==> flow/design.v <==
module fullAdder(input logic a,b,cin,
					  output logic out,cout);
	assign out = (a ^ b) ^ cin;
	assign cout = ( b & cin) | (a & b) | (a & cin);
endmodule
module nBitsADD #(parameter N=32)
					  (input logic [N-1:0] a,b,
					   input logic cin,
					   output logic [N-1:0] out,
					   output logic overflow,cout);
	logic [N-1:0] carry;  
   genvar i;
   generate 
		for(i=0;i<N;i=i+1)
			begin: generateNbitAdder
				if(i==0)
					fullAdder f(a[0],b[0],cin,out[0],carry[0]); 
				else
					fullAdder f(a[i],b[i],carry[i-1],out[i],carry[i]);
			end
   endgenerate
	assign cout = carry[N-1];
	assign overflow = (carry[N-1] ^ carry[N-2]) | 1'b0;  
endmodule 
module Register #(parameter N=32)
					  (input logic [N-1:0] in,
						input logic clk, rst, enable,
						output logic [N-1:0] out);
	always_ff @ (posedge clk) begin
		if (rst) out<={N{1'b0}};
		else if (enable) out<=in;
		else out<=out;
	end	
endmodule 
module mux4 #(parameter N=32)
				 (input logic [N-1:0]in0,in1,in2,in3,in4,in5,in6,in7,in8,in9,in10,in11,in12,in13,in14,in15,
				  input logic [3:0] sel,
				  output logic [N-1:0]out);
	assign out=(sel == 4'b0)? in0 : (sel == 4'b1)? in1 : (sel == 4'b10)? in2 : (sel == 4'b11)? in3 :
				  (sel == 4'b100)? in4 : (sel == 4'b101)? in5 : (sel == 4'b110)? in6 : (sel == 4'b111)? in7 :
				  (sel == 4'b1000)? in8 : (sel == 4'b1001)? in9 : (sel == 4'b1010)? in10 : (sel == 4'b1011)? in11 :
				  (sel == 4'b1100)? in12 : (sel == 4'b1101)? in13 : (sel == 4'b1110)? in14 : in15;				
endmodule
module nBitsAND #(parameter N=32)
					  (input logic [N-1:0]a,b,
						output logic [N-1:0]out);
	assign out = a & b;
endmodule 
module nBitsOR #(parameter N=32)
					 (input logic [N-1:0]a,b,
					  output logic [N-1:0]out);
	assign out = a | b;
endmodule 
module nBitsNOT #(parameter N=32)
					  (input logic [N-1:0]a,
						output logic [N-1:0]out);
	assign out = ~a;
endmodule 
module nBitsC2 #(parameter N=32)
					 (input logic [N-1:0]a,
					  output logic [N-1:0]out);
	assign out = (~a) + 1'b1;
endmodule 
module nBitsShift	#(parameter N=32)
						 (input logic [N-1:0] a,
						  input logic [N-1:0]shamt,
						  input logic sel,  
						  output logic [N-1:0] out);
	logic [N-1:0] outIzq, outDer;
	assign outDer = a>>shamt;		
	assign outIzq = a<<shamt;
	assign out = (sel == 1'b0) ? outDer : outIzq;
endmodule
module ALU #(parameter N=32)
				(input logic [N-1:0] a, b,
				 input logic [3:0] sel,
				 output logic z, n, v,  
				 output logic [N-1:0] result);
	logic [N-1:0] outAND, outOR, outADD, selB, outC2, outShift, nLO, nHI, Ra, Rb;
	logic HI, LO, selShift, cout; 
	assign HI = 1'b1;
	assign LO = 1'b0;
	assign nLO = {N{LO}};
	assign nHI = {N{HI}};
	assign selShift = (sel == 4'b11) ? HI : LO;  
	assign selB = (sel == 4'b1) ? Rb : outC2;  
	assign n = result[N-1];
	assign z = (result == nLO) ? 1'b1 : 1'b0;
	assign Ra = (sel != 4'b1001)? a : b;
	assign Rb = (sel != 4'b1001)? b : a;
	nBitsAND #(N) AND (Ra, Rb, outAND);
	nBitsADD #(N) ADD (Ra, selB, LO, outADD, v, cout);
	nBitsOR #(N) OR (Ra, Rb, outOR);
	nBitsC2 #(N) C2 (Rb, outC2);
	nBitsShift #(N) SHIFT (Ra, Rb, selShift, outShift);
	mux4 #(N) MUX (nLO, outADD, outADD, outShift, outShift, outAND, outOR, Rb, Ra, outADD, nHI, nHI, nHI, nHI, nHI, nHI,
						sel, result);
endmodule
module AverageUnit #(parameter N=32)
						  (input logic [N-1:0] pixel,
							output logic [N-1:0] out);
	logic [9:0] outADD1, outADD2, etapa1, etapa2, etapa3;
	nBitsADD #(10) ADD1 ({2'b0,pixel[7:0]},{2'b0,pixel[15:8]},1'b0,outADD1);
	nBitsADD #(10) ADD2 ({2'b0,pixel[23:16]}, outADD1, 1'b0, outADD2);
	nBitsADD #(10) ADD3 (outADD2, outADD2>>2'b10, 1'b0, etapa1);
	nBitsADD #(10) ADD4 (etapa1, etapa1>>3'b100, 1'b0, etapa2);
	nBitsADD #(10) ADD5 (etapa2, etapa2>>4'b1000, 1'b0, etapa3);
	assign out = etapa3>>2'b10;
endmodule 
module UmbralUnit #(parameter N=32)
						 (input logic [N-1:0] pixel,
						  input logic [N-1:0] umbral,
						  output logic  out);
	assign out = (pixel[7:0]>=umbral)? 1 : 0;
endmodule 
module PAU #(parameter N=32)
				(input logic [N-1:0] pix, umbral,
				 input logic sel,
				 output logic [N-1:0] out);
	logic [N-1:0] outProm, outUmb;
	logic umb;
	AverageUnit #(N) Prom (pix, outProm);
	UmbralUnit #(N) Umb (pix, umbral, umb);
	assign outUmb = {{(N-1){1'b0}}, umb};  
	assign out = (sel)?  outUmb : outProm;  
endmodule 
module mux3 #(parameter N=32)
				 (input logic [N-1:0] in1, in2, in3, in4, in5, in6, in7, in8,
				  input logic [2:0] sel,
				  output logic [N-1:0] out);
	assign out = (sel == 3'b0) ? in1 : (sel == 3'b1) ? in2 : (sel == 3'b10) ? in3 : (sel == 3'b11) ? in4 : 
					 (sel == 3'b100) ? in5 : (sel == 3'b101) ? in6 : (sel == 3'b110) ? in7 : in8;
endmodule
module ConditionalUnit (input logic z, v, n, enable1, enable2, clk, rst,  
								input logic [2:0] cond,  
								output logic out);  
	logic [2:0] regMem, regFlags;
	logic outCond;
	assign regFlags[0]=z;
	assign regFlags[1]=v;
	assign regFlags[2]=n;
	Register #(3) REG (regFlags, clk, rst, enable1, regMem);
	mux3 #(1) MUX (regMem[0] & 1'b1,  
					 ~(regMem[0] ^ 1'b0),  
					 ~(regMem[2] ^ regMem[1]),  
						regMem[2] ^ regMem[1],  
					 ~(regMem[0] ^ 1'b0) & ~(regMem[2] ^ regMem[1]),  
						(regMem[0] & 1'b1) | (regMem[2] ^ regMem[1]),  
						1'b0,  
						1'b1,  
						cond, outCond);
	assign out = (enable2) ? outCond : 1'b0 ;
endmodule 
module ControlUnit(input logic [9:0] InstHeader,
						 output logic RnSrc, ImmSrc, RsSrc, ResultSrc, IOFlag, PAUOp, ImmExt, FlagWrite, ALUSrc, BranchInst, MemWrite, RegWrite, MemPWrite,
						 output logic [3:0] ALUControl,
						 output logic [2:0] CondFlag,
						 output logic [1:0] MemToReg);
	always_comb begin
		if (InstHeader[6:5] == 2'b0) begin  
			if (InstHeader[4]) begin  
				if(InstHeader[3:0] == 4'b1) begin  
					RnSrc = 1'b0;
					ImmSrc = 1'b0;
					ImmExt = 1'b1;
					RegWrite = 1'b1;
					RsSrc = 1'b0;
					PAUOp = 1'b0;
					FlagWrite = 1'b0;
					ALUSrc = 1'b1;
					BranchInst = 1'b0;
					ALUControl = 4'b10;
					CondFlag = InstHeader[9:7];  
					ResultSrc = 1'b0;
					MemWrite = 1'b0;
					MemPWrite = 1'b0;
					IOFlag = 1'b0;
					MemToReg = 2'b1;
				end
				else if(InstHeader[3:0] == 4'b10) begin  
					RnSrc = 1'b0;
					ImmSrc = 1'b0;
					ImmExt = 1'b1;
					RegWrite = 1'b1;
					RsSrc = 1'b0;
					PAUOp = 1'b0;
					FlagWrite = 1'b0;
					ALUSrc = 1'b1;
					BranchInst = 1'b0;
					ALUControl = 4'b1;
					CondFlag = InstHeader[9:7];  
					ResultSrc = 1'b0;
					MemWrite = 1'b0;
					MemPWrite = 1'b0;
					IOFlag = 1'b0;
					MemToReg = 2'b1;
				end
				else if(InstHeader[3:0] == 4'b11) begin 
					RnSrc = 1'b0;
					ImmSrc = 1'b0;
					ImmExt = 1'b1;
					RegWrite = 1'b1;
					RsSrc = 1'b0;
					PAUOp = 1'b0;
					FlagWrite = 1'b0;
					ALUSrc = 1'b1;
					BranchInst = 1'b0;
					ALUControl = 4'b0111;
					CondFlag = InstHeader[9:7];  
					ResultSrc = 1'b0;
					MemWrite = 1'b0;
					MemPWrite = 1'b0;
					IOFlag = 1'b0;
					MemToReg = 2'b01;
				end
				else if(InstHeader[3:0] == 4'b110) begin 
					RnSrc = 1'b0;
					ImmSrc = 1'b0;
					ImmExt = 1'b0;
					RegWrite = 1'b1;
					RsSrc = 1'b0;
					PAUOp = 1'b0;
					FlagWrite = 1'b0;
					ALUSrc = 1'b1;
					BranchInst = 1'b0;
					ALUControl = 4'b110;
					CondFlag = InstHeader[9:7];  
					ResultSrc = 1'b0;
					MemWrite = 1'b0;
					MemPWrite = 1'b0;
					IOFlag = 1'b0;
					MemToReg = 2'b1;
				end
				else if(InstHeader[3:0] == 4'b111) begin 
					RnSrc = 1'b1;
					ImmSrc = 1'b0;
					ImmExt = 1'b1;
					RegWrite = 1'b0;
					RsSrc = 1'b0;
					PAUOp = 1'b0;
					FlagWrite = 1'b1;
					ALUSrc = 1'b1;
					BranchInst = 1'b0;
					ALUControl = 4'b10;
					CondFlag = InstHeader[9:7];  
					ResultSrc = 1'b0;
					MemWrite = 1'b0;
					MemPWrite = 1'b0;
					IOFlag = 1'b0;
					MemToReg = 2'b01;
				end
				else if(InstHeader[3:0] == 4'b1000) begin 
					RnSrc = 1'b0;
					ImmSrc = 1'b0;
					ImmExt = 1'b0;
					RegWrite = 1'b1;
					RsSrc = 1'b0;
					PAUOp = 1'b0;
					FlagWrite = 1'b0;
					ALUSrc = 1'b1;
					BranchInst = 1'b0;
					ALUControl = 4'b11;
					CondFlag = InstHeader[9:7];  
					ResultSrc = 1'b0;
					MemWrite = 1'b0;
					MemPWrite = 1'b0;
					IOFlag = 1'b0;
					MemToReg = 2'b1;
				end
				else if(InstHeader[3:0] == 4'b1001) begin 
					RnSrc = 1'b0;
					ImmSrc = 1'b0;
					ImmExt = 1'b0;
					RegWrite = 1'b1;
					RsSrc = 1'b0;
					PAUOp = 1'b0;
					FlagWrite = 1'b0;
					ALUSrc = 1'b1;
					BranchInst = 1'b0;
					ALUControl = 4'b100;
					CondFlag = InstHeader[9:7];  
					ResultSrc = 1'b0;
					MemWrite = 1'b0;
					MemPWrite = 1'b0;
					IOFlag = 1'b0;
					MemToReg = 2'b1;
				end
				else begin 
					RnSrc = 1'b0;
					ImmSrc = 1'b0;
					ImmExt = 1'b0;
					RegWrite = 1'b0;
					RsSrc = 1'b0;
					PAUOp = 1'b0;
					FlagWrite = 1'b0;
					ALUSrc = 1'b0;
					BranchInst = 1'b0;
					ALUControl = 4'b0;
					CondFlag = 3'b0;
					ResultSrc = 1'b0;
					MemWrite = 1'b0;
					MemPWrite = 1'b0;
					IOFlag = 1'b0;
					MemToReg = 2'b0;
				end
			end
			else begin  
				if(InstHeader[3:0] == 4'b1) begin  
					RnSrc = 1'b0;
					ImmSrc = 1'b0;
					ImmExt = 1'b0;
					RegWrite = 1'b1;
					RsSrc = 1'b0;
					PAUOp = 1'b0;
					FlagWrite = 1'b0;
					ALUSrc = 1'b0;
					BranchInst = 1'b0;
					ALUControl = 4'b10;
					CondFlag = InstHeader[9:7];  
					ResultSrc = 1'b0;
					MemWrite = 1'b0;
					MemPWrite = 1'b0;
					IOFlag = 1'b0;
					MemToReg = 2'b1;
				end
				else if(InstHeader[3:0] == 4'b10) begin  
					RnSrc = 1'b0;
					ImmSrc = 1'b0;
					ImmExt = 1'b0;
					RegWrite = 1'b1;
					RsSrc = 1'b0;
					PAUOp = 1'b0;
					FlagWrite = 1'b0;
					ALUSrc = 1'b0;
					BranchInst = 1'b0;
					ALUControl = 4'b1;
					CondFlag = InstHeader[9:7];  
					ResultSrc = 1'b0;
					MemWrite = 1'b0;
					MemPWrite = 1'b0;
					IOFlag = 1'b0;
					MemToReg = 2'b1;
				end
				else if (InstHeader[3:0] == 4'b11) begin  
					RnSrc = 1'b0;
					ImmSrc = 1'b0;
					ImmExt = 1'b0;
					RegWrite = 1'b1;
					RsSrc = 1'b1;
					PAUOp = 1'b0;
					FlagWrite = 1'b0;
					ALUSrc = 1'b0;
					BranchInst = 1'b0;
					ALUControl = 4'b1000;
					CondFlag = InstHeader[9:7];  
					ResultSrc = 1'b0;
					MemWrite = 1'b0;
					MemPWrite = 1'b0;
					IOFlag = 1'b0;
					MemToReg = 2'b01;
				end
				else if (InstHeader[3:0] == 4'b110) begin  
					RnSrc = 1'b0;
					ImmSrc = 1'b0;
					ImmExt = 1'b0;
					RegWrite = 1'b1;
					RsSrc = 1'b0;
					PAUOp = 1'b0;
					FlagWrite = 1'b0;
					ALUSrc = 1'b0;
					BranchInst = 1'b0;
					ALUControl = 4'b110;
					CondFlag = InstHeader[9:7];  
					ResultSrc = 1'b0;
					MemWrite = 1'b0;
					MemPWrite = 1'b0;
					IOFlag = 1'b0;
					MemToReg = 2'b1;
				end
				else if (InstHeader[3:0] == 4'b111) begin  
					RnSrc = 1'b0;
					ImmSrc = 1'b0;
					ImmExt = 1'b0;
					RegWrite = 1'b0;
					RsSrc = 1'b1;
					PAUOp = 1'b0;
					FlagWrite = 1'b1;
					ALUSrc = 1'b0;
					BranchInst = 1'b0;
					ALUControl = 4'b1001;
					CondFlag = InstHeader[9:7];  
					ResultSrc = 1'b0;
					MemWrite = 1'b0;
					MemPWrite = 1'b0;
					IOFlag = 1'b0;
					MemToReg = 2'b0;
				end
				else if (InstHeader[3:0] == 4'b1000) begin  
					RnSrc = 1'b0;
					ImmSrc = 1'b0;
					ImmExt = 1'b0;
					RegWrite = 1'b1;
					RsSrc = 1'b0;
					PAUOp = 1'b0;
					FlagWrite = 1'b0;
					ALUSrc = 1'b0;
					BranchInst = 1'b0;
					ALUControl = 4'b11;
					CondFlag = InstHeader[9:7];  
					ResultSrc = 1'b0;
					MemWrite = 1'b0;
					MemPWrite = 1'b0;
					IOFlag = 1'b0;
					MemToReg = 2'b1;
				end
				else if (InstHeader[3:0] == 4'b1001) begin  
					RnSrc = 1'b0;
					ImmSrc = 1'b0;
					ImmExt = 1'b0;
					RegWrite = 1'b1;
					RsSrc = 1'b0;
					PAUOp = 1'b0;
					FlagWrite = 1'b0;
					ALUSrc = 1'b0;
					BranchInst = 1'b0;
					ALUControl = 4'b100;
					CondFlag = InstHeader[9:7];  
					ResultSrc = 1'b0;
					MemWrite = 1'b0;
					MemPWrite = 1'b0;
					IOFlag = 1'b0;
					MemToReg = 2'b1;
				end
				else if (InstHeader[3:0] == 4'b1010) begin  
					RnSrc = 1'b0;
					ImmSrc = 1'b0;
					ImmExt = 1'b0;
					RegWrite = 1'b1;
					RsSrc = 1'b0;
					PAUOp = 1'b0;
					FlagWrite = 1'b0;
					ALUSrc = 1'b0;
					BranchInst = 1'b0;
					ALUControl = 4'b0;
					CondFlag = InstHeader[9:7];  
					ResultSrc = 1'b1;
					MemWrite = 1'b0;
					MemPWrite = 1'b0;
					IOFlag = 1'b0;
					MemToReg = 2'b1;
				end
				else if (InstHeader[3:0] == 4'b1011) begin  
					RnSrc = 1'b0;
					ImmSrc = 1'b0;
					ImmExt = 1'b0;
					RegWrite = 1'b1;
					RsSrc = 1'b0;
					PAUOp = 1'b1;
					FlagWrite = 1'b0;
					ALUSrc = 1'b0;
					BranchInst = 1'b0;
					ALUControl = 4'b0;
					CondFlag = InstHeader[9:7];  
					ResultSrc = 1'b1;
					MemWrite = 1'b0;
					MemPWrite = 1'b0;
					IOFlag = 1'b0;
					MemToReg = 2'b1;
				end
				else begin  
					RnSrc = 1'b0;
					ImmSrc = 1'b0;
					ImmExt = 1'b0;
					RegWrite = 1'b0;
					RsSrc = 1'b0;
					PAUOp = 1'b0;
					FlagWrite = 1'b0;
					ALUSrc = 1'b0;
					BranchInst = 1'b0;
					ALUControl = 4'b0;
					CondFlag = 3'b0;
					ResultSrc = 1'b0;
					MemWrite = 1'b0;
					MemPWrite = 1'b0;
					IOFlag = 1'b0;
					MemToReg = 2'b0;
				end
			end
		end
		else if(InstHeader[6:5] == 2'b1) begin  
			if (InstHeader[4:3] == 2'b0) begin  
				RnSrc = 1'b0;
				ImmSrc = 1'b0;
				ImmExt = 1'b1;
				RegWrite = 1'b0;
				RsSrc = 1'b1;
				PAUOp = 1'b0;
				FlagWrite = 1'b0;
				ALUSrc = 1'b1;
				BranchInst = 1'b0;
				ALUControl = 4'b1;
				CondFlag = 3'b0;
				ResultSrc = 1'b0;
				MemWrite = 1'b1;
				MemPWrite = 1'b0;
				IOFlag = 1'b0;
				MemToReg = 2'b0;
			end
			else if (InstHeader[4:3] == 2'b1) begin  
				RnSrc = 1'b0;
				ImmSrc = 1'b0;
				ImmExt = 1'b0;
				RegWrite = 1'b1;
				RsSrc = 1'b1;
				PAUOp = 1'b0;
				FlagWrite = 1'b0;
				ALUSrc = 1'b0;
				BranchInst = 1'b0;
				ALUControl = 4'b1000;
				CondFlag = InstHeader[9:7];  
				ResultSrc = 1'b0;
				MemWrite = 1'b0;
				MemPWrite = 1'b0;
				IOFlag = 1'b0;
				MemToReg = 2'b10;
			end
			else if (InstHeader[4:3] == 2'b10) begin  
				RnSrc = 1'b0;
				ImmSrc = 1'b0;
				ImmExt = 1'b0;
				RegWrite = 1'b0;
				RsSrc = 1'b1;
				PAUOp = 1'b0;
				FlagWrite = 1'b0;
				ALUSrc = 1'b0;
				BranchInst = 1'b0;
				ALUControl = 4'b1000;
				CondFlag = InstHeader[9:7];  
				ResultSrc = 1'b0;
				MemWrite = 1'b0;
				MemPWrite = 1'b1;
				IOFlag = 1'b0;
				MemToReg = 2'b1;
			end
			else if (InstHeader[4:3] == 2'b11) begin  
				RnSrc = 1'b0;
				ImmSrc = 1'b0;
				ImmExt = 1'b1;
				RegWrite = 1'b1;
				RsSrc = 1'b1;
				PAUOp = 1'b0;
				FlagWrite = 1'b0;
				ALUSrc = 1'b1;
				BranchInst = 1'b0;
				ALUControl = 4'b1;
				CondFlag = InstHeader[9:7];  
				ResultSrc = 1'b0;
				MemWrite = 1'b0;
				MemPWrite = 1'b0;
				IOFlag = 1'b0;
				MemToReg = 2'b0;
			end
			else begin  
				RnSrc = 1'b0;
				ImmSrc = 1'b0;
				ImmExt = 1'b0;
				RegWrite = 1'b0;
				RsSrc = 1'b0;
				PAUOp = 1'b0;
				FlagWrite = 1'b0;
				ALUSrc = 1'b0;
				BranchInst = 1'b0;
				ALUControl = 4'b0;
				CondFlag = 3'b0;
				ResultSrc = 1'b0;
				MemWrite = 1'b0;
				MemPWrite = 1'b0;
				IOFlag = 1'b0;
				MemToReg = 2'b0;
			end
		end
		else if (InstHeader[6:5] == 2'b10) begin  
			RnSrc = 1'b0;
			ImmSrc = 1'b1;
			ImmExt = 1'b0;
			RegWrite = 1'b0;
			RsSrc = 1'b0;
			PAUOp = 1'b0;
			FlagWrite = 1'b0;
			ALUSrc = 1'b1;
			BranchInst = 1'b1;
			ALUControl = 4'b111;
			CondFlag = InstHeader[9:7];
			ResultSrc = 1'b0;
			MemWrite = 1'b0;
			MemPWrite = 1'b0;
			IOFlag = 1'b0;
			MemToReg = 2'b1;
		end
		else begin  
			RnSrc = 1'b0;
			ImmSrc = 1'b0;
			ImmExt = 1'b0;
			RegWrite = 1'b0;
			RsSrc = 1'b0;
			PAUOp = 1'b0;
			FlagWrite = 1'b0;
			ALUSrc = 1'b0;
			BranchInst = 1'b0;
			ALUControl = 4'b0;
			CondFlag = 3'b0;
			ResultSrc = 1'b0;
			MemWrite = 1'b0;
			MemPWrite = 1'b0;
			IOFlag = 1'b0;
			MemToReg = 2'b0;
		end
	end 
endmodule 
module Extend (input logic [26:0] imm,
					input logic ImmSrc, ImmExt,
					output logic [31:0] ExtImm);
	logic [31:0] ext14, ext27;
	assign ext14 = (ImmExt) ? { {18{ imm[13] }} , imm[13:0]} : { {18{ 1'b0 }} , imm[13:0]};  
	assign ext27 = (ImmExt) ? { {5{ imm[26] }} , imm} : { {5{ 1'b0 }} , imm };  
	assign ExtImm = (ImmSrc) ? ext27 : ext14;
endmodule 
module RegisterFile #(parameter N=4, M=32)
			(input logic clk,
			input logic rst,
			input logic WE3,
			input logic [N-1:0] A1,
			input logic [N-1:0] A2,
			input logic [N-1:0] A3,
			input logic [M-1:0] WD3,
			input logic [M-1:0] R15,
			output logic [M-1:0] RD1,
			output logic [M-1:0] RD2);
logic [31:0]rf[16];  
logic [31:0] rd1f, rd2f;
always_ff@(posedge clk)
	if (rst) begin
		for (int k = 0; k < 16; k++) rf[k] <= 32'b0;
	end
	else if (WE3) rf[A3] <= WD3;
	assign rd1f = (WE3 && A3 == A1) ? WD3 : rf[A1];
	assign rd2f = (WE3 && A3 == A2) ? WD3 : rf[A2];
	assign RD1 = (A1==4'b1111)? R15:rd1f;
	assign RD2 = (A1==4'b1111)? R15:rd2f;
endmodule
module Fetch #(parameter N = 32)
              (input  logic clk, rst, PCsrc,
		  		   input  logic [N-1:0] PCalu,
				   input  logic [N-1:0] imem_rdata,
				   output logic [N-1:0] inst,
					output logic [N-1:0] PCout);
	logic [N-1:0] PCin, PCplus1;
	Register #(N) PC (PCin, clk, rst, 1'b1, PCout);
	nBitsADD #(N) Sumador (PCout, 32'b1, 1'b0, PCplus1);
	assign inst = imem_rdata;  
	assign PCin = (PCsrc)? PCalu : PCplus1;
endmodule
module Decode #(parameter N=32)
					(input logic [N-1:0] inst, PC, DataWrite,
					 input logic [3:0] Rd,
					 input logic clk, rst, RegWrite,
					 output logic [N-1:0] Ra, Rb, ExtImm,
					 output logic [3:0] RdOut,
					 output logic MemPWrite, RegWriteOut, MemWrite, BranchInst, ALUSrc, FlagWrite, PAUOp, IOFlag, ResultSrc,
					 output logic [3:0] ALUControl,
					 output logic [2:0] CondFlag,
					 output logic [1:0] MemToReg);
	logic RnSrc, ImmSrc, RsSrc, ImmExt;
	logic [3:0] A1, A2;
	logic [26:0] ImmMux;
	ControlUnit UnidadControl (inst[31:22], RnSrc, ImmSrc, RsSrc, ResultSrc, IOFlag, PAUOp, ImmExt, FlagWrite, ALUSrc, 
										BranchInst, MemWrite, RegWriteOut, MemPWrite, ALUControl, CondFlag, MemToReg);
	RegisterFile #(4, N) BancoRegistro (clk, rst, RegWrite, A1, A2, Rd,	DataWrite, PC, Ra, Rb);
	Extend Extension (ImmMux, ImmSrc, ImmExt, ExtImm);
	assign ImmMux = (ImmSrc) ? inst[26:0] : { {13{1'b0}},inst[13:0]};
	assign A1 = (RnSrc) ? inst[17:14] : inst[21:18];
	assign A2 = (RsSrc) ? inst[17:14] : inst[13:10];
	assign RdOut = inst[17:14];
endmodule 
module Execute #(parameter N=32)
					(input logic MemPWrite, RegWrite, MemWrite, BranchInst, ALUSrc, FlagWrite, PAUOp, IOFlag, ResultSrc, clk, rst,
					 input logic [1:0] MemToReg,
					 input logic [3:0] ALUControl,
					 input logic [2:0] CondFlag,
					 input logic [31:0] Ra, Rb, ExtIm,
					 input logic [3:0] Rd,
					 output logic PCSrc, RegWriteOut, MemWriteOut, MemPWriteOut, IOFlagOut,
					 output logic [1:0] MemToRegOut,
					 output logic [N-1:0] ALUResult, WriteData, 
					 output logic [3:0] RdOut);
	logic z, v, n, enable2, condi;
	logic [31:0] ALUOut, APUout, RbMux;
	assign MemPWriteOut = MemPWrite;
	assign MemToRegOut = MemToReg;
	assign MemWriteOut = MemWrite;
	assign IOFlagOut = IOFlag;
	assign RdOut = Rd;
	assign WriteData = Rb;
	assign enable2 = BranchInst | RegWrite;  
	assign RegWriteOut = condi & RegWrite;  
	assign PCSrc = condi & BranchInst;  
	ConditionalUnit UniCondicion (z, v, n, FlagWrite, enable2, clk, rst, CondFlag, condi);
	ALU #(32) ALUnit (Ra, RbMux, ALUControl, z, n, v, ALUOut);
	PAU #(32) PAUnit (Ra, Rb,PAUOp, APUout);
	assign RbMux = (ALUSrc) ? ExtIm : Rb;
	assign ALUResult = (ResultSrc) ? APUout : ALUOut;
endmodule 
module MemoryStage #(parameter N = 32) 
						  (input logic clk, MEMWrite, MemPWrite, PCSrc, RegWrite, IOFlag,
							input logic [1:0] MemToReg,
							input logic [N-1:0] address, WriteData,
							input logic [3:0] RdIn,
							input logic [N-1:0] dmem_rdata,
							input logic [1:0] pmem_rdata,
							output logic [N-1:0] ReadDataDataMem, ReadDataPixMem, ALUresultOut,
							output logic [3:0]  RdOut,
							output logic PCSrcOut, RegWriteOut, IOFlagOut,
							output logic [1:0] MemToRegOut);
	assign ReadDataDataMem = dmem_rdata;
	assign ReadDataPixMem = {{(N-2){1'b0}}, pmem_rdata};
	assign ALUresultOut = address;
	assign RdOut = RdIn;
	assign PCSrcOut = PCSrc;
	assign RegWriteOut = RegWrite;
	assign IOFlagOut = IOFlag;
	assign MemToRegOut = MemToReg;
endmodule
module WriteBack #(parameter N=32)
						(input logic PCSrc, RegWrite, IOFlag,
						 input logic [1:0] MemToReg,
						 input logic [N-1:0] IOIn, ReadData, ReadDataP, ALUOut, 
						 input logic [3:0] Rd,
						 output logic [N-1:0] OutData, 
						 output logic [3:0] RdOut,
						 output logic PCSrcOut, RegWriteOut);
	logic [N-1:0] Result;
	assign Result = (MemToReg == 2'b0) ? ReadData : (MemToReg == 2'b1) ? ALUOut : (MemToReg == 2'b10) ? ReadDataP : 32'b0;
	assign OutData = (IOFlag) ? IOIn : Result;
	assign PCSrcOut = PCSrc;
	assign RegWriteOut = RegWrite;
	assign RdOut = Rd;
endmodule   
module ArquitecturaHybridARMIPS(input logic clk, reset,
										  output logic [31:0] imem_addr,
										  input logic [31:0] imem_rdata,
										  output logic [31:0] mem_addr,
										  output logic dmem_we,
										  output logic [31:0] dmem_wdata,
										  input logic [31:0] dmem_rdata,
										  output logic pmem_we,
										  output logic [1:0] pmem_wdata,
										  input logic [1:0] pmem_rdata,
										  output logic rf_we,
										  output logic [3:0] rf_waddr,
										  output logic [31:0] rf_wdata);
	logic enable;
	logic [31:0] inDE, PC, DataWrite, PCalu, IOIn, outFE;
	logic [3:0] Rd;
	logic PCSrc, RegWrite;
	logic [117:0] outDE, inEXE;
	logic [74:0] outEXE, inMEM;
	logic [104:0] outMEM, inWB;
	assign enable = 1'b1;
	assign IOIn = 32'b0;
	assign imem_addr = PC;
	assign mem_addr = inMEM[31:0];
	assign dmem_we = inMEM[72];
	assign dmem_wdata = inMEM[63:32];
	assign pmem_we = inMEM[73];
	assign pmem_wdata = inMEM[33:32];
	assign rf_we = RegWrite;
	assign rf_waddr = Rd;
	assign rf_wdata = DataWrite;
	Fetch #(32) IF (clk, reset, PCSrc,
		  		   DataWrite,
				   imem_rdata,
				   outFE, PC);
	Decode #(32) DE (inDE, PC, DataWrite,
					 Rd,
					 clk, reset, RegWrite,
					 outDE[95:64], outDE[63:32], outDE[31:0],  
					 outDE[99:96],  
					 outDE[100], outDE[101], outDE[102], outDE[103], outDE[104],  
					 outDE[105], outDE[106], outDE[107], outDE[108],   
					 outDE[112:109],  
					 outDE[115:113],  
					 outDE[117:116]);  
	Execute #(32) EXE (inEXE[100], inEXE[101], inEXE[102], inEXE[103], inEXE[104],  
					  inEXE[105], inEXE[106], inEXE[107], inEXE[108],  
					  clk, reset,
					  inEXE[117:116],  
					  inEXE[112:109],  
					  inEXE[115:113],  
					  inEXE[95:64], inEXE[63:32], inEXE[31:0],  
					  inEXE[99:96],  
					  outEXE[70], outEXE[71], outEXE[72], outEXE[73], outEXE[74],  
					  outEXE[69:68],  
					  outEXE[31:0], outEXE[63:32],  
					  outEXE[67:64]);  
	MemoryStage #(32) MEM (clk,
							inMEM[72], inMEM[73], inMEM[70], inMEM[71], inMEM[74],  
							inMEM[69:68],  
							inMEM[31:0], inMEM[63:32],  
							inMEM[67:64],  
							dmem_rdata, pmem_rdata,
							outMEM[31:0], outMEM[63:32], outMEM[95:64],  
							outMEM[99:96],  
							outMEM[102], outMEM[103], outMEM[104],  
							outMEM[101:100]);  
	WriteBack #(32) WB (inWB[102], inWB[103], inWB[104],  
						 inWB[101:100],  
						 IOIn, inWB[31:0], inWB[63:32], inWB[95:64],  
						 inWB[99:96],  
						 DataWrite, 
						 Rd,
						 PCSrc, RegWrite);
	Register #(32) IF_DE (outFE, clk, reset, enable, inDE);
	Register #(118) DE_EXE (outDE, clk, reset, enable, inEXE);
	Register #(75) EXE_MEM (outEXE, clk, reset, enable, inMEM);
	Register #(105) MEM_WB (outMEM, clk, reset, enable, inWB);
endmodule
======== Tool chain data of ArquitecturaHybridARMIPS ========
The steps from the RTL of ArquitecturaHybridARMIPS to its reports follow in flow order.
Line numbers count from 1 in the design file above.
Operators: Yosys type, input widths -> output width; for muxes data width and select width s.
A cell with n/a has no value.
inputs
  top ..................................... ArquitecturaHybridARMIPS
  clock input ............................. clk
  cell library ............................ sky130hd
  timing corner ........................... tt_025C_1v80

======== After elaboration ========
Source: Yosys, flattened and elaborated, memories not mapped. Widths are those after wreduce. Registers that Yosys merges into a memory's read port (data or address) are not register bits. Print and check cells do not count.
Memory sizes are those after Yosys's memory passes, which may raise the word count (mostly to a power of two), join words into wider ones and drop unused or constant bits.
cells by class
  $add $sub $neg .......................... 1
  order comparisons ....................... 1
  equality and inequality tests ........... 35
  shift operators ......................... 2
  mux-type cells .......................... 175
  bitwise gates (word level) .............. 518
  reductions and logical operators ........ 13
operator list
  kind                   number
  $mux 32                28
  $and 1x1->1            225
  $xor 1x1->1            167
  $or 1x1->1             118
  $mux 1                 93
  $mux 4                 21
  $mux 3                 26
  $add 32x1->32 const B  1
  $and 32x32->32         1
  $or 32x32->32          1
  $shl 32x32->32         1
  $shr 32x32->32         1
  $not 32->32            1
  $logic_not 32->1       1
  $ge 8x32->1            1
  $eq 4x4->1 const B     7
  $mux 27                1
  $eq 4x3->1 const B     6
  $eq 4x2->1 const B     4
  $reduce_or 11->1       1
  $reduce_or 10->1       1
  $mux 2                 5
  $eq 3x3->1 const B     3
  $eq 2x2->1 const B     4
  $eq 4x1->1 const B     2
  $eq 4x4->1             2
  $mux 8                 1
  $eq 2x1->1 const B     3
Not listed: further kinds 11, cells in them 19.
word-level totals
  register bits after elaboration ......... 332
  RAM bits ................................ 512
  memory cells ............................ 1
  input bits .............................. 68
  output and inout bits ................... 137
  word-level cells ........................ 757
memory list
  memory               words  bits a word  line  text
  DE.BancoRegistro.rf  16     32           639   logic [31:0]rf[16];

======== Depth ========
Yosys ltp: most cells in a row. Word level: on the elaborated netlist, between registers, memories and ports. Mapped: between sequential cells and ports; inverters and the memories' decode and read muxes count.
depth
  word-level depth ........................ 109
  ABC_AREA ................................ 1
  depth in mapped cells ................... 58
  mapped depth without buffers ............ 54

======== Netlist ========
Yosys stat after the flow's synthesis: flattened, memories mapped to cells. It holds for the ABC_AREA given above (unset counts as 0); a run with the other value may have another netlist.
mapped netlist
  cells in the netlist .................... 6,274
  mapped area ............................. 48,306.3 µm²
  sequential part of the area ............. 21,941.0 µm²
  mapped flip-flops ....................... 840
  buffer cells ............................ 566
cells by type
  cell                       number  area in all (µm²)
  sky130_fd_sc_hd__edfxtp_1  512     1.54E+04
  sky130_fd_sc_hd__dfxtp_1   328     6.57E+03
  sky130_fd_sc_hd__nor2_1    1,311   4,920.97
  sky130_fd_sc_hd__nand2_1   980     3.68E+03
  sky130_fd_sc_hd__o21ai_0   626     3.13E+03
  sky130_fd_sc_hd__inv_1     583     2.19E+03
  sky130_fd_sc_hd__nand3_1   328     1.64E+03
  sky130_fd_sc_hd__clkbuf_1  401     1.51E+03
  sky130_fd_sc_hd__o211ai_1  164     1.23E+03
  sky130_fd_sc_hd__fa_1      58      1.16E+03
  sky130_fd_sc_hd__o221ai_1  133     1.16E+03
  sky130_fd_sc_hd__o22ai_1   182     1.14E+03
  sky130_fd_sc_hd__buf_4     109     818.285
  sky130_fd_sc_hd__ha_1      59      738.208
  sky130_fd_sc_hd__a21oi_1   140     700.672
  sky130_fd_sc_hd__nand4_1   54      337.824
  sky130_fd_sc_hd__xor2_1    31      271.51
  sky130_fd_sc_hd__o21ai_1   32      160.154
Other cell types: 37; their cells: 243.

======== Worst setup path after synthesis ========
OpenSTA on the mapped netlist: ideal clock, no wires. The path of least setup slack (recovery checks aside). Input and output delay are each 20% of the period. Register names are those of the netlist, which keeps one name where synthesis merged equal registers.
path post-synthesis
  path kind ............................... reg-to-reg
  start point ............................. register DE_EXE.out[109]
  end point ............................... register EXE.UniCondicion.REG.out[0]
  clock period ............................ 14.0 ns
  library setup time ...................... 0.071 ns
  time at the first pin ................... 0.000 ns
  data arrival time ....................... 13.517 ns
  required time ........................... 13.929 ns
  path slack .............................. 0.412 ns
  path delay .............................. 13.588 ns
  stages on the path ...................... 58
  path buffers ............................ 4
  synthesis period reached ................ 13.588 ns
"path delay" is the arrival time less input delay plus setup time.
"stages on the path" counts driving pins, that of a launching flip-flop among them; a cell with two outputs on the path counts twice.
"synthesis period reached" = period - worst setup slack (recovery checks aside). The figure is calculated, with input and output delays left at 20% of the set period.
The rows between start and end are the longest chain of elaborated cells between them; the timing report does not say that the signal goes this way. Where chains are equally long, one stands for them.
Each line given opens the expression or statement behind the cell; cells for indexed reads and writes are added by Yosys, which also makes memories of some case tables.
A register here has more assigning lines than the two given.
on the way, post-synthesis
  cell sequence ........................... sky130_fd_sc_hd__dfxtp_1 > sky130_fd_sc_hd__inv_2 > sky130_fd_sc_hd__nor2_4 > sky130_fd_sc_hd__nand2_4 > sky130_fd_sc_hd__buf_6 > sky130_fd_sc_hd__buf_6 > sky130_fd_sc_hd__nand2_1 > sky130_fd_sc_hd__o21ai_4 > sky130_fd_sc_hd__inv_1 > sky130_fd_sc_hd__buf_2 > sky130_fd_sc_hd__buf_1 > sky130_fd_sc_hd__xor2_1 > sky130_fd_sc_hd__inv_1 > sky130_fd_sc_hd__fa_1 > sky130_fd_sc_hd__inv_1 > sky130_fd_sc_hd__fa_1 > sky130_fd_sc_hd__fa_1 > sky130_fd_sc_hd__fa_1 > (+22 left out) > sky130_fd_sc_hd__fa_1 > sky130_fd_sc_hd__fa_1 > sky130_fd_sc_hd__fa_1 > sky130_fd_sc_hd__fa_1 > sky130_fd_sc_hd__fa_1 > sky130_fd_sc_hd__fa_1 > sky130_fd_sc_hd__inv_1 > sky130_fd_sc_hd__fa_1 > sky130_fd_sc_hd__fa_1 > sky130_fd_sc_hd__o221ai_1 > sky130_fd_sc_hd__nor4_1 > sky130_fd_sc_hd__nand3b_1 > sky130_fd_sc_hd__nand2_1 > sky130_fd_sc_hd__nor2_1 > sky130_fd_sc_hd__nand2_1 > sky130_fd_sc_hd__nor2_1 > sky130_fd_sc_hd__nand3_1 > sky130_fd_sc_hd__a21oi_1
  cells in the longest elaborated chain ... 109
  elaborated cells on any way between the ends .. 248
  classes of those cells .................. add/sub: 1; eq/ne: 10; shift: 2; mux: 16; logic: 217; reduce/logical: 2
RTL lines, path post-synthesis
  item                      line  text
  start, declared           28    output logic [N-1:0] out);
  start, assigned           31    else if (enable) out<=in;
  start, assigned           32    else out<=out;
  $ne 4x4->1                90    assign Rb = (sel != 4'b1001)? b : a;
  $mux 32                   90
  $not 32->32               62    assign out = (~a) + 1'b1;
  $add 32x1->32             62
  $mux 32                   86    assign selB = (sel == 4'b1) ? Rb : outC2;
  $and 1x1->1 (2 in a row)  4     assign cout = ( b & cin) | (a & b) | (a & cin);
  $or 1x1->1 (2 in a row)   4
  (+85 left out)            n/a
  $or 1x1->1 (2 in a row)   4
  $xor 1x1->1               3     assign out = (a ^ b) ^ cin;
  $mux 32 (2 in a row)      41    (sel == 4'b1000)? in8 : (sel == 4'b1001)? in9 : (sel == 4'b1010)? in10 : (sel == 4'b1011)? in11 :
  $mux 32 (4 in a row)      40    (sel == 4'b100)? in4 : (sel == 4'b101)? in5 : (sel == 4'b110)? in6 : (sel == 4'b111)? in7 :
  $mux 32 (4 in a row)      39    assign out=(sel == 4'b0)? in0 : (sel == 4'b1)? in1 : (sel == 4'b10)? in2 : (sel == 4'b11)? in3 :
  $logic_not 32->1          88    assign z = (result == nLO) ? 1'b1 : 1'b0;
  $mux 1                    88
  end, assigned             31
  end, assigned             32
  end, declared             28

======== Worst path after layout ========
From the final timing report of run A: the path of least setup slack in the routed layout; clock arrival at registers is part of the times.
path after layout
  path kind ............................... reg-to-reg
  start point ............................. register DE_EXE.out[112]
  end point ............................... register EXE.UniCondicion.REG.out[0]
  clock period ............................ 13.0 ns
  library setup time ...................... 0.05 ns
  time at the first pin ................... 0.68 ns
  data arrival time ....................... 13.34 ns
  required time ........................... 13.64 ns
  path slack .............................. 0.30 ns
  stages on the path ...................... 53
  path buffers ............................ 0
The rows between start and end are the longest chain of elaborated cells between them; the timing report does not say that the signal goes this way. Where chains are equally long, one stands for them.
A register here has more assigning lines than the two given.
on the way, after layout
  cell sequence ........................... sky130_fd_sc_hd__dfxtp_2 > sky130_fd_sc_hd__inv_2 > sky130_fd_sc_hd__nor2_4 > sky130_fd_sc_hd__nand2_4 > sky130_fd_sc_hd__or2_4 > sky130_fd_sc_hd__o21ai_2 > sky130_fd_sc_hd__ha_2 > sky130_fd_sc_hd__inv_2 > sky130_fd_sc_hd__fa_2 > sky130_fd_sc_hd__inv_2 > sky130_fd_sc_hd__fa_2 > sky130_fd_sc_hd__fa_2 > sky130_fd_sc_hd__fa_2 > sky130_fd_sc_hd__inv_2 > sky130_fd_sc_hd__fa_2 > sky130_fd_sc_hd__inv_2 > sky130_fd_sc_hd__fa_2 > sky130_fd_sc_hd__fa_2 > (+17 left out) > sky130_fd_sc_hd__fa_2 > sky130_fd_sc_hd__fa_2 > sky130_fd_sc_hd__fa_2 > sky130_fd_sc_hd__fa_2 > sky130_fd_sc_hd__fa_2 > sky130_fd_sc_hd__fa_2 > sky130_fd_sc_hd__inv_2 > sky130_fd_sc_hd__fa_2 > sky130_fd_sc_hd__fa_1 > sky130_fd_sc_hd__o221ai_2 > sky130_fd_sc_hd__nor4_2 > sky130_fd_sc_hd__nand3b_1 > sky130_fd_sc_hd__nand2_1 > sky130_fd_sc_hd__nor2_1 > sky130_fd_sc_hd__nand2_1 > sky130_fd_sc_hd__nor2_1 > sky130_fd_sc_hd__nand3_1 > sky130_fd_sc_hd__a21oi_1
  cells in the longest elaborated chain ... 109
  elaborated cells on any way between the ends .. 248
  classes of those cells .................. add/sub: 1; eq/ne: 10; shift: 2; mux: 16; logic: 217; reduce/logical: 2
RTL lines, path after layout
  item                      line  text
  start, declared           28    output logic [N-1:0] out);
  start, assigned           31    else if (enable) out<=in;
  start, assigned           32    else out<=out;
  $ne 4x4->1                90    assign Rb = (sel != 4'b1001)? b : a;
  $mux 32                   90
  $not 32->32               62    assign out = (~a) + 1'b1;
  $add 32x1->32             62
  $mux 32                   86    assign selB = (sel == 4'b1) ? Rb : outC2;
  $and 1x1->1 (2 in a row)  4     assign cout = ( b & cin) | (a & b) | (a & cin);
  $or 1x1->1 (2 in a row)   4
  (+85 left out)            n/a
  $or 1x1->1 (2 in a row)   4
  $xor 1x1->1               3     assign out = (a ^ b) ^ cin;
  $mux 32 (2 in a row)      41    (sel == 4'b1000)? in8 : (sel == 4'b1001)? in9 : (sel == 4'b1010)? in10 : (sel == 4'b1011)? in11 :
  $mux 32 (4 in a row)      40    (sel == 4'b100)? in4 : (sel == 4'b101)? in5 : (sel == 4'b110)? in6 : (sel == 4'b111)? in7 :
  $mux 32 (4 in a row)      39    assign out=(sel == 4'b0)? in0 : (sel == 4'b1)? in1 : (sel == 4'b10)? in2 : (sel == 4'b11)? in3 :
  $logic_not 32->1          88    assign z = (result == nLO) ? 1'b1 : 1'b0;
  $mux 1                    88
  end, assigned             31
  end, assigned             32
  end, declared             28

Flow measurements of ArquitecturaHybridARMIPS on sky130hd: 3 stored runs with different settings, listed in no order. Input and output delays are each 20% of the period that was set; the output load is 0.01 pF.
"critical path time" is the time allowed to the run's worst setup path (the clock period less input and output delay, where it has them) less its slack. Clock arrival times count: a late capture clock shortens it, a late launch clock lengthens it.
"power consumption" rests on the timing tool's default activity at the inputs, not on a simulated workload.

---- run A ----
settings
  ABC_AREA = 1
  CAP_MARGIN = 5
  CELL_PAD_IN_SITES_GLOBAL_PLACEMENT = 1
  CORE_MARGIN = 5
  CORE_UTILIZATION = 41
  CTS_CLUSTER_DIAMETER = 150
  CTS_CLUSTER_SIZE = 37
  HOLD_SLACK_MARGIN = 0.16
  MAX_ROUTING_LAYER = met5
  PLACE_DENSITY = 0.5
  SETUP_SLACK_MARGIN = 0.21
  SLEW_MARGIN = 35
  period_ns = 13.0
results
  sum of negative setup slack ............. 0.000 ns
  area inside the die boundary ............ 124,786.0 µm²
  lowest hold slack ....................... 0.408 ns
  critical path time ...................... 12.70 ns
  critical path type ...................... reg-to-reg
  chip area after synthesis (Yosys) ....... 48,306.3 µm²
  worst setup slack after layout .......... 0.303 ns
  final utilization ....................... 44.3%
  power consumption ....................... 6.435 mW

---- run B ----
settings
  CORE_MARGIN = 5
  CORE_UTILIZATION = 28
  period_ns = 13.7
  CAP_MARGIN = 20
  SLEW_MARGIN = 20
results
  power consumption ....................... 7.597 mW
  worst setup slack after layout .......... 0.357 ns
  lowest hold slack ....................... 0.413 ns
  critical path time ...................... 13.34 ns
  critical path type ...................... reg-to-reg
  area inside the die boundary ............ 186,697.0 µm²
  sum of negative setup slack ............. 0.000 ns
  chip area after synthesis (Yosys) ....... 49,884.1 µm²
  final utilization ....................... 32.0%

---- run C ----
settings
  CAP_MARGIN = 20
  CELL_PAD_IN_SITES_GLOBAL_PLACEMENT = 0
  CORE_ASPECT_RATIO = 0.54
  CORE_MARGIN = 5
  CORE_UTILIZATION = 21
  CTS_CLUSTER_SIZE = 53
  GPL_ROUTABILITY_DRIVEN = 1
  HOLD_SLACK_MARGIN = 0.13
  PLACE_DENSITY = 0.69
  SETUP_SLACK_MARGIN = 4.69
  TNS_END_PERCENT = 50
  period_ns = 24.0
  SLEW_MARGIN = 20
results
  power consumption ....................... 4.513 mW
  final utilization ....................... 24.5%
  worst setup slack after layout .......... 7.658 ns
  sum of negative setup slack ............. 0.000 ns
  area inside the die boundary ............ 247,855.0 µm²
  chip area after synthesis (Yosys) ....... 49,884.1 µm²
  critical path time ...................... 16.34 ns
  critical path type ...................... reg-to-reg
  lowest hold slack ....................... 0.407 ns
